==> flow/design.v <==
module input_buffer #(parameter DATA_WIDTH = 8, parameter SIZE = 64)(
    input logic clk,
    input logic rst,
    input logic write_en,
    input logic [DATA_WIDTH-1:0] data_in,
    output logic [DATA_WIDTH-1:0] data_out,
    input logic [$clog2(SIZE)-1:0] read_addr,
    input logic [$clog2(SIZE)-1:0] write_addr
);
    logic [DATA_WIDTH-1:0] buffer [0:SIZE-1];
    always_ff @(posedge clk or posedge rst) begin
        if (rst)
            for (int i = 0; i < SIZE; i++) buffer[i] <= 0;
        else if (write_en)
            buffer[write_addr] <= data_in;
    end
    assign data_out = buffer[read_addr];
endmodule
module weight_buffer #(parameter DATA_WIDTH = 8, parameter SIZE = 9)(
    input logic clk,
    input logic rst,
    input logic write_en,
    input logic [DATA_WIDTH-1:0] data_in,
    input logic [$clog2(SIZE)-1:0] write_addr,
    output logic [SIZE*DATA_WIDTH-1:0] weights
);
    logic [DATA_WIDTH-1:0] buffer [0:SIZE-1];
    always_ff @(posedge clk or posedge rst) begin
        if (rst)
            for (int i = 0; i < SIZE; i++) buffer[i] <= 0;
        else if (write_en)
            buffer[write_addr] <= data_in;
    end
    for (genvar g = 0; g < SIZE; g++) begin : g_out
        assign weights[g*DATA_WIDTH +: DATA_WIDTH] = buffer[g];
    end
endmodule
module conv2d_core #(parameter DATA_WIDTH = 8)(
    input logic clk,
    input logic rst,
    input logic [9*DATA_WIDTH-1:0] input_window,
    input logic [9*DATA_WIDTH-1:0] weights,
    output logic signed [2*DATA_WIDTH-1:0] conv_out
);
    logic signed [2*DATA_WIDTH-1:0] acc, acc_next;
    always_comb begin
        acc_next = 0;
        for (int i = 0; i < 9; i++) begin
            acc_next += $signed(input_window[i*DATA_WIDTH +: DATA_WIDTH]) * $signed(weights[i*DATA_WIDTH +: DATA_WIDTH]);
        end
    end
    always_ff @(posedge clk or posedge rst) begin
        if (rst)
            acc <= 0;
        else
            acc <= acc_next;
    end
    assign conv_out = acc;
endmodule
module relu #(parameter DATA_WIDTH = 16)(
    input logic signed [DATA_WIDTH-1:0] in,
    output logic signed [DATA_WIDTH-1:0] out
);
    assign out = (in > 0) ? in : 0;
endmodule
module max_pool #(parameter DATA_WIDTH = 8)(
    input logic [DATA_WIDTH-1:0] in0, in1, in2, in3,
    output logic [DATA_WIDTH-1:0] out
);
    assign out = (in0 > in1) ? (in0 > in2 ? (in0 > in3 ? in0 : in3) : (in2 > in3 ? in2 : in3)) :
                              (in1 > in2 ? (in1 > in3 ? in1 : in3) : (in2 > in3 ? in2 : in3));
endmodule
module cnn_accel (
    input  logic        clk,
    input  logic        rst,
    input  logic        wr_en,
    input  logic        wr_sel,      
    input  logic [5:0]  wr_addr,
    input  logic [7:0]  wr_data,
    input  logic        start,
    output logic        ready,
    output logic        out_valid,
    output logic [15:0] out_data
);
    typedef enum logic [1:0] {S_IDLE, S_READ, S_CONV, S_POOL} state_t;
    state_t state;
    logic [3:0] k;           
    logic [1:0] s;           
    logic [1:0] py, px;      
    logic [7:0]  pix;
    logic [5:0]  rd_addr;
    logic [71:0] weights;
    logic [7:0]  win [0:8];
    logic [71:0] win_flat;
    logic signed [15:0] conv_out, relu_out;
    logic [15:0] pool_r [0:3];
    logic [15:0] pool_out;
    logic        out_valid_r;
    assign ready = (state == S_IDLE);
    input_buffer #(.DATA_WIDTH(8), .SIZE(64)) u_ibuf (
        .clk(clk), .rst(rst),
        .write_en(wr_en & ~wr_sel & ready),
        .data_in(wr_data),
        .data_out(pix),
        .read_addr(rd_addr),
        .write_addr(wr_addr)
    );
    weight_buffer #(.DATA_WIDTH(8), .SIZE(9)) u_wbuf (
        .clk(clk), .rst(rst),
        .write_en(wr_en & wr_sel & ready),
        .data_in(wr_data),
        .write_addr(wr_addr[3:0]),
        .weights(weights)
    );
    conv2d_core #(.DATA_WIDTH(8)) u_conv (
        .clk(clk), .rst(rst),
        .input_window(win_flat),
        .weights(weights),
        .conv_out(conv_out)
    );
    for (genvar g = 0; g < 9; g++) begin : g_win
        assign win_flat[g*8 +: 8] = win[g];
    end
    relu #(.DATA_WIDTH(16)) u_relu (.in(conv_out), .out(relu_out));
    max_pool #(.DATA_WIDTH(16)) u_pool (
        .in0(pool_r[0]), .in1(pool_r[1]), .in2(pool_r[2]), .in3(pool_r[3]),
        .out(pool_out)
    );
    logic [1:0] ky, kx;
    always_comb begin
        case (k)
            4'd0: begin ky = 2'd0; kx = 2'd0; end
            4'd1: begin ky = 2'd0; kx = 2'd1; end
            4'd2: begin ky = 2'd0; kx = 2'd2; end
            4'd3: begin ky = 2'd1; kx = 2'd0; end
            4'd4: begin ky = 2'd1; kx = 2'd1; end
            4'd5: begin ky = 2'd1; kx = 2'd2; end
            4'd6: begin ky = 2'd2; kx = 2'd0; end
            4'd7: begin ky = 2'd2; kx = 2'd1; end
            default: begin ky = 2'd2; kx = 2'd2; end
        endcase
    end
    logic [2:0] row, col;
    assign row = {py, 1'b0} + {2'b00, s[1]} + {1'b0, ky};
    assign col = {px, 1'b0} + {2'b00, s[0]} + {1'b0, kx};
    assign rd_addr = {row, col};
    always_ff @(posedge clk or posedge rst) begin
        if (rst) begin
            state       <= S_IDLE;
            k           <= 4'd0;
            s           <= 2'd0;
            py          <= 2'd0;
            px          <= 2'd0;
            out_valid_r <= 1'b0;
            for (int i = 0; i < 9; i++) win[i] <= 8'd0;
            for (int i = 0; i < 4; i++) pool_r[i] <= 16'd0;
        end else begin
            out_valid_r <= 1'b0;
            case (state)
                S_IDLE: begin
                    if (start) begin
                        state <= S_READ;
                        k  <= 4'd0;
                        s  <= 2'd0;
                        py <= 2'd0;
                        px <= 2'd0;
                    end
                end
                S_READ: begin
                    win[k] <= pix;
                    if (k == 4'd8) state <= S_CONV;
                    else k <= k + 4'd1;
                end
                S_CONV: begin
                    state <= S_POOL;
                end
                S_POOL: begin
                    pool_r[s] <= relu_out;
                    k <= 4'd0;
                    if (s == 2'd3) begin
                        out_valid_r <= 1'b1;
                        s <= 2'd0;
                        if (px == 2'd2) begin
                            px <= 2'd0;
                            if (py == 2'd2) begin
                                py <= 2'd0;
                                state <= S_IDLE;
                            end else begin
                                py <= py + 2'd1;
                                state <= S_READ;
                            end
                        end else begin
                            px <= px + 2'd1;
                            state <= S_READ;
                        end
                    end else begin
                        s <= s + 2'd1;
                        state <= S_READ;
                    end
                end
                default: state <= S_IDLE;
            endcase
        end
    end
    assign out_valid = out_valid_r;
    assign out_data  = pool_out;
endmodule
# --- From RTL to reports: cnn_accel ---
# The steps from the RTL of cnn_accel to its reports follow in flow order.
# Line numbers count from 1 in the design file above.
# Operators carry their Yosys type and port widths (W data, S select, Z words).
inputs:
  top_module: "cnn_accel"
  clock: "clk"
  lib: "sky130hd"
  lib_corner: "tt_025C_1v80"

# --- Word level ---
# Source: Yosys, flattened and elaborated. Widths are those after wreduce. Registers that Yosys merges into a memory's read port (data or address) are not register bits. Print and check cells do not count. Equal cells are merged and count once.
# Yosys's memory passes give these memory sizes; they may raise the number of words (mostly to a power of two), join words into wider ones and drop unused or constant bits.
bits:
  reg_bits: 749
  latch_bits: 0
  ram_bits: 0
  romBits: 32
  clocked_rd_ports_x_width: 0
  mem_count: 1
  in_bits: 19
  out_inout_bits: 18
  elab_cells: 416
classes:
  n_addsub: 16
  n_mul: 9
  n_div: 0
  cmp: 7
  eq_ne: 155
  shifts: 0
  n_mux: 30
  bitwise: 5
  reduce_and_logical: 100
mem_list:
  columns: ["memory", "size", "width", "read_ports", "write_ports", "line_no", "text"]
  rows:
  - ["(no name shown)", 8, 4, 1, 0, 131, "case (k)"]
op_table:
  columns: ["cell", "n"]
  rows:
  - ["$mul A8 B8 Y16", 9]
  - ["$pmux W8 S64", 1]
  - ["$eq A6 B6 Y1 const B", 64]
  - ["$eq A6 B5 Y1 const B", 32]
  - ["$reduce_and A2 Y1", 87]
  - ["$add A16 B16 Y16", 8]
  - ["$mux W16", 7]
  - ["$gt A16 B16 Y1", 6]
  - ["$eq A6 B4 Y1 const B", 16]
  - ["$eq A6 B3 Y1 const B", 8]
  - ["$eq A4 B3 Y1 const B", 8]
  - ["$eq A6 B2 Y1 const B", 4]
  - ["$mux W2", 9]
  - ["$gt A16 B1 Y1 const B", 1]
  - ["$eq A4 B2 Y1 const B", 4]
  - ["$eq A2 B2 Y1 const B", 6]
  - ["$eq A6 B1 Y1 const B", 2]
  - ["$logic_not A6 Y1", 2]
  - ["$pmux W4 S3", 1]
  - ["$pmux W2 S2", 3]
  - ["$mux W4", 3]
  - ["$ne A2 B2 Y1 const B", 5]
  - ["$reduce_and A3 Y1", 3]
  - ["$eq A4 B1 Y1 const B", 2]
  - ["$eq A4 B4 Y1 const B", 2]
  - ["$logic_not A4 Y1", 2]
  - ["$pmux W2 S4", 1]
  - ["$add A2 B1 Y2 const B", 3]
# Other operator kinds: 12; their cells: 23.

# --- Logic depth ---
# Yosys ltp: most cells in a row. Word level: on the elaborated netlist, between registers, memories and ports. Mapped: between sequential cells and ports; inverters and the memories' decode and read muxes count.
logic_depth:
  word_depth: 9
  abc_area: 0
  depth_mapped: 29
  depth_no_buf: 28

# --- Mapped cells and area ---
# Yosys stat after the flow's synthesis: flattened, memories mapped to cells. It holds for the ABC_AREA given above (unset counts as 0); a run with the other value may have another netlist.
types:
  columns: ["cell", "n", "type_area_um2"]
  rows:
  - ["sky130_fd_sc_hd__dfrtp_1", 750, 18768]
  - ["sky130_fd_sc_hd__fa_1", 691, 1.38E+04]
  - ["sky130_fd_sc_hd__mux2_2", 602, 6.78E+03]
  - ["sky130_fd_sc_hd__ha_1", 290, 3628.48]
  - ["sky130_fd_sc_hd__inv_1", 836, 3138.01]
  - ["sky130_fd_sc_hd__and2_1", 335, 2095.76]
  - ["sky130_fd_sc_hd__nand2_1", 457, 1.72E+03]
  - ["sky130_fd_sc_hd__o21ai_0", 166, 830.797]
  - ["sky130_fd_sc_hd__xnor2_1", 77, 674.397]
  - ["sky130_fd_sc_hd__clkbuf_1", 154, 578.054]
  - ["sky130_fd_sc_hd__a22oi_1", 66, 495.475]
  - ["sky130_fd_sc_hd__nand3_1", 82, 410.394]
  - ["sky130_fd_sc_hd__nor2_1", 109, 409.142]
  - ["sky130_fd_sc_hd__a221oi_1", 45, 394.128]
  - ["sky130_fd_sc_hd__nand2b_1", 55, 344.08]
  - ["sky130_fd_sc_hd__a21oi_1", 61, 305.293]
  - ["sky130_fd_sc_hd__nor2b_1", 45, 281.52]
  - ["sky130_fd_sc_hd__mux4_2", 11, 247.738]
# Not listed: further types 66, cells in them 476.
synth_totals:
  stdcells: 5308
  synth_area_mm2: 0.0585799
  sequential_area_mm2: 0.0187943
  ff_cells: 751
  buffers: 211
# The figures by module come from a second, unflattened synthesis with its own total; it is not the netlist above.
unflattened:
  hier_cells: 5151
  hier_area_mm2: 0.0588051
# Each row is one instance without its submodules.
by_module:
  columns: ["module", "n_inst", "n_cells", "area_mm2", "seq_area_mm2"]
  rows:
  - ["conv2d_core #(DATA_WIDTH=8)", 1, 2394, 0.0235751, 0.0004004]
  - ["input_buffer", 1, 1752, 0.0230721, 0.0128123]
  - ["cnn_accel", 1, 405, 0.0062222, 0.0037799]
  - ["max_pool #(DATA_WIDTH=16)", 1, 420, 0.0029916, 0]
  - ["weight_buffer", 1, 162, 0.0028002, 0.0018017]
  - ["relu #(DATA_WIDTH=16)", 1, 18, 0.0001439, 0]

# --- Worst setup path after synthesis ---
# Path of least setup slack by OpenSTA after synthesis, without wires, with an ideal clock, recovery checks aside; 20% of the period is set as input and as output delay. Where synthesis merged equal registers, the netlist keeps one of their names.
synth_timing:
  kind: "reg-to-reg"
  from: "reg win[7][7]"
  to: "reg u_conv.acc[15]"
  period_ps: 10000
  setup_ps: 80
  t_first_pin_ps: 0
  t_arrival_ps: 7371
  t_required_ps: 9920
  setup_slack_ps: 2549
  delay_ps: 7451
  driving_pins: 25
  path_buffers: 1
  period_less_setup_slack_ps: 7451
# "delay_ps" is the arrival time less input delay plus setup time.
# "driving_pins" counts driving pins, that of a launching flip-flop among them; a cell with two outputs on the path counts twice.
# "period_less_setup_slack_ps" = period - worst setup slack (recovery checks aside). The figure is calculated, with input and output delays left at 20% of the set period.
# The rows between start and end are the longest chain of elaborated cells between them; the timing report does not say that the signal goes this way. Where chains are equally long, one stands for them.
# Each line given opens the expression or statement behind the cell; cells for indexed reads and writes are added by Yosys, which also makes memories of some case tables.
synth_via:
  cell_sequence: "sky130_fd_sc_hd__dfrtp_1 > sky130_fd_sc_hd__clkbuf_1 > sky130_fd_sc_hd__and2_1 > sky130_fd_sc_hd__inv_1 > sky130_fd_sc_hd__fa_1 > sky130_fd_sc_hd__inv_1 > sky130_fd_sc_hd__fa_1 > sky130_fd_sc_hd__fa_1 > sky130_fd_sc_hd__fa_1 > sky130_fd_sc_hd__fa_1 > sky130_fd_sc_hd__inv_1 > sky130_fd_sc_hd__fa_1 > sky130_fd_sc_hd__fa_1 > sky130_fd_sc_hd__inv_1 > sky130_fd_sc_hd__fa_1 > sky130_fd_sc_hd__fa_1 > sky130_fd_sc_hd__inv_1 > sky130_fd_sc_hd__fa_1 > sky130_fd_sc_hd__inv_1 > sky130_fd_sc_hd__ha_1 > sky130_fd_sc_hd__and2_1 > sky130_fd_sc_hd__o41ai_1 > sky130_fd_sc_hd__o21ai_0 > sky130_fd_sc_hd__o41ai_1 > sky130_fd_sc_hd__xnor2_1"
  elab_chain_len: 3
synth_lines:
  columns: ["item", "line_no", "text"]
  rows:
  - ["from (decl)", 93, "logic [7:0]  win [0:8];"]
  - ["from (assign)", 155, "for (int i = 0; i < 9; i++) win[i] <= 8'd0;"]
  - ["from (assign)", 170, "win[k] <= pix;"]
  - ["$mul A8 B8 Y16", 49, "acc_next += $signed(input_window[i*DATA_WIDTH +: DATA_WIDTH]) * $signed(weights[i*DATA_WIDTH +: DATA_WIDTH]);"]
  - ["$add A16 B16 Y16 (2 in a row)", 49, null]
  - ["to (assign)", 54, "acc <= 0;"]
  - ["to (assign)", 56, "acc <= acc_next;"]
  - ["to (decl)", 45, "logic signed [2*DATA_WIDTH-1:0] acc, acc_next;"]

# --- Timing after layout ---
# From the final timing report of flow run A: the path of least setup slack in the routed layout; clock arrival at registers is part of the times.
# The report prints the path's times to 10 ps; the period is as set.
layout_timing:
  kind: "reg-to-reg"
  from: "reg win[7][7]"
  to: "reg u_conv.acc[15]"
  period_ps: 10000
  setup_ps: 80
  t_first_pin_ps: 680
  t_arrival_ps: 8750
  t_required_ps: 10620
  setup_slack_ps: 1870
  driving_pins: 24
  path_buffers: 0
# The rows between start and end are the longest chain of elaborated cells between them; the timing report does not say that the signal goes this way. Where chains are equally long, one stands for them.
layout_via:
  cell_sequence: "sky130_fd_sc_hd__dfrtp_1 > sky130_fd_sc_hd__and2_1 > sky130_fd_sc_hd__inv_1 > sky130_fd_sc_hd__fa_1 > sky130_fd_sc_hd__inv_1 > sky130_fd_sc_hd__fa_1 > sky130_fd_sc_hd__fa_1 > sky130_fd_sc_hd__fa_1 > sky130_fd_sc_hd__fa_1 > sky130_fd_sc_hd__inv_1 > sky130_fd_sc_hd__fa_1 > sky130_fd_sc_hd__fa_1 > sky130_fd_sc_hd__inv_1 > sky130_fd_sc_hd__fa_1 > sky130_fd_sc_hd__fa_1 > sky130_fd_sc_hd__inv_1 > sky130_fd_sc_hd__fa_1 > sky130_fd_sc_hd__inv_1 > sky130_fd_sc_hd__ha_1 > sky130_fd_sc_hd__and2_1 > sky130_fd_sc_hd__o41ai_1 > sky130_fd_sc_hd__o21ai_0 > sky130_fd_sc_hd__o41ai_1 > sky130_fd_sc_hd__xnor2_1"
  elab_chain_len: 3
layout_lines:
  columns: ["item", "line_no", "text"]
  rows:
  - ["from (decl)", 93, "logic [7:0]  win [0:8];"]
  - ["from (assign)", 155, "for (int i = 0; i < 9; i++) win[i] <= 8'd0;"]
  - ["from (assign)", 170, "win[k] <= pix;"]
  - ["$mul A8 B8 Y16", 49, "acc_next += $signed(input_window[i*DATA_WIDTH +: DATA_WIDTH]) * $signed(weights[i*DATA_WIDTH +: DATA_WIDTH]);"]
  - ["$add A16 B16 Y16 (2 in a row)", 49, null]
  - ["to (assign)", 54, "acc <= 0;"]
  - ["to (assign)", 56, "acc <= acc_next;"]
  - ["to (decl)", 45, "logic signed [2*DATA_WIDTH-1:0] acc, acc_next;"]

Hand-over note for cnn_accel

Settings and measured results of 2 stored flow runs for module cnn_accel (sky130hd), not sorted in any way. The constraints put input and output delay at 20% of the set period each and load the outputs with 0.01 pF.
"critical_path_time_ps" = time allowed to the worst setup path (clock period - input delay - output delay, where it has them) - its slack; a late launch clock adds to it, a late capture clock takes from it.
"critical_path_time_ps" is known to 10 ps.

--- flow run A ---
==> flow/run.sh <==
#!/bin/bash
# the make line also repeats the synthesis and layout settings of config.mk as NAME=value (left out here)
make -C /OpenROAD-flow-scripts/flow DESIGN_CONFIG=/design/flow/config.mk WORK_HOME=/design/flow/orfs CLKGATE_MAP_FILE= finish
==> flow/config.mk <==
export PLATFORM = sky130hd
export DESIGN_NAME = cnn_accel
export DESIGN_NICKNAME = cnn_accel
export VERILOG_FILES = /design/flow/design.v
export SDC_FILE = /design/flow/constraint.sdc
export NUM_CORES = 4
export LEC_CHECK = 0
export CAP_MARGIN = 20
export CORE_MARGIN = 2
export CORE_UTILIZATION = 40
export SLEW_MARGIN = 20
==> flow/constraint.sdc <==
create_clock -name core_clock -period 10.0 [get_ports {clk}]
set_input_delay 2.0000 -clock core_clock [delete_from_list [all_inputs] [get_ports {clk}]]
set_output_delay 2.0000 -clock core_clock [all_outputs]
set_load 0.01 [all_outputs]

==> results, as YAML <==
results:
  critical_path_time_ps: 8130
  worst_path_kind: "reg-to-reg"
  die_area_mm2: 0.149525
  fin_util_pct: 44.0
  synthArea_mm2: 0.0585799
  post_route_stdcell_area_mm2: 0.0640564
  worst_hold_slack_ps: 351
  ws_setup_ps: 1870

--- flow run B ---
==> flow/run.sh <==
#!/bin/bash
# the make line also repeats the synthesis and layout settings of config.mk as NAME=value (left out here)
make -C /OpenROAD-flow-scripts/flow DESIGN_CONFIG=/design/flow/config.mk WORK_HOME=/design/flow/orfs CLKGATE_MAP_FILE= finish
==> flow/config.mk <==
export PLATFORM = sky130hd
export DESIGN_NAME = cnn_accel
export DESIGN_NICKNAME = cnn_accel
export VERILOG_FILES = /design/flow/design.v
export SDC_FILE = /design/flow/constraint.sdc
export NUM_CORES = 4
export LEC_CHECK = 0
export CAP_MARGIN = 10
export CORE_MARGIN = 2
export CORE_UTILIZATION = 30
export CTS_CLUSTER_DIAMETER = 80
export GPL_ROUTABILITY_DRIVEN = 1
export PLACE_DENSITY_LB_ADDON = 0.04
export SETUP_SLACK_MARGIN = 0.89
export SLEW_MARGIN = 20
export TNS_END_PERCENT = 90
==> flow/constraint.sdc <==
create_clock -name core_clock -period 8.88 [get_ports {clk}]
set_input_delay 1.7760 -clock core_clock [delete_from_list [all_inputs] [get_ports {clk}]]
set_output_delay 1.7760 -clock core_clock [all_outputs]
set_load 0.01 [all_outputs]

==> results, as YAML <==
results:
  critical_path_time_ps: 7720
  worst_path_kind: "reg-to-reg"
  die_area_mm2: 0.198818
  fin_util_pct: 34.2
  synthArea_mm2: 0.0585799
  post_route_stdcell_area_mm2: 0.0664612
  worst_hold_slack_ps: 351
  ws_setup_ps: 1161

End of note.
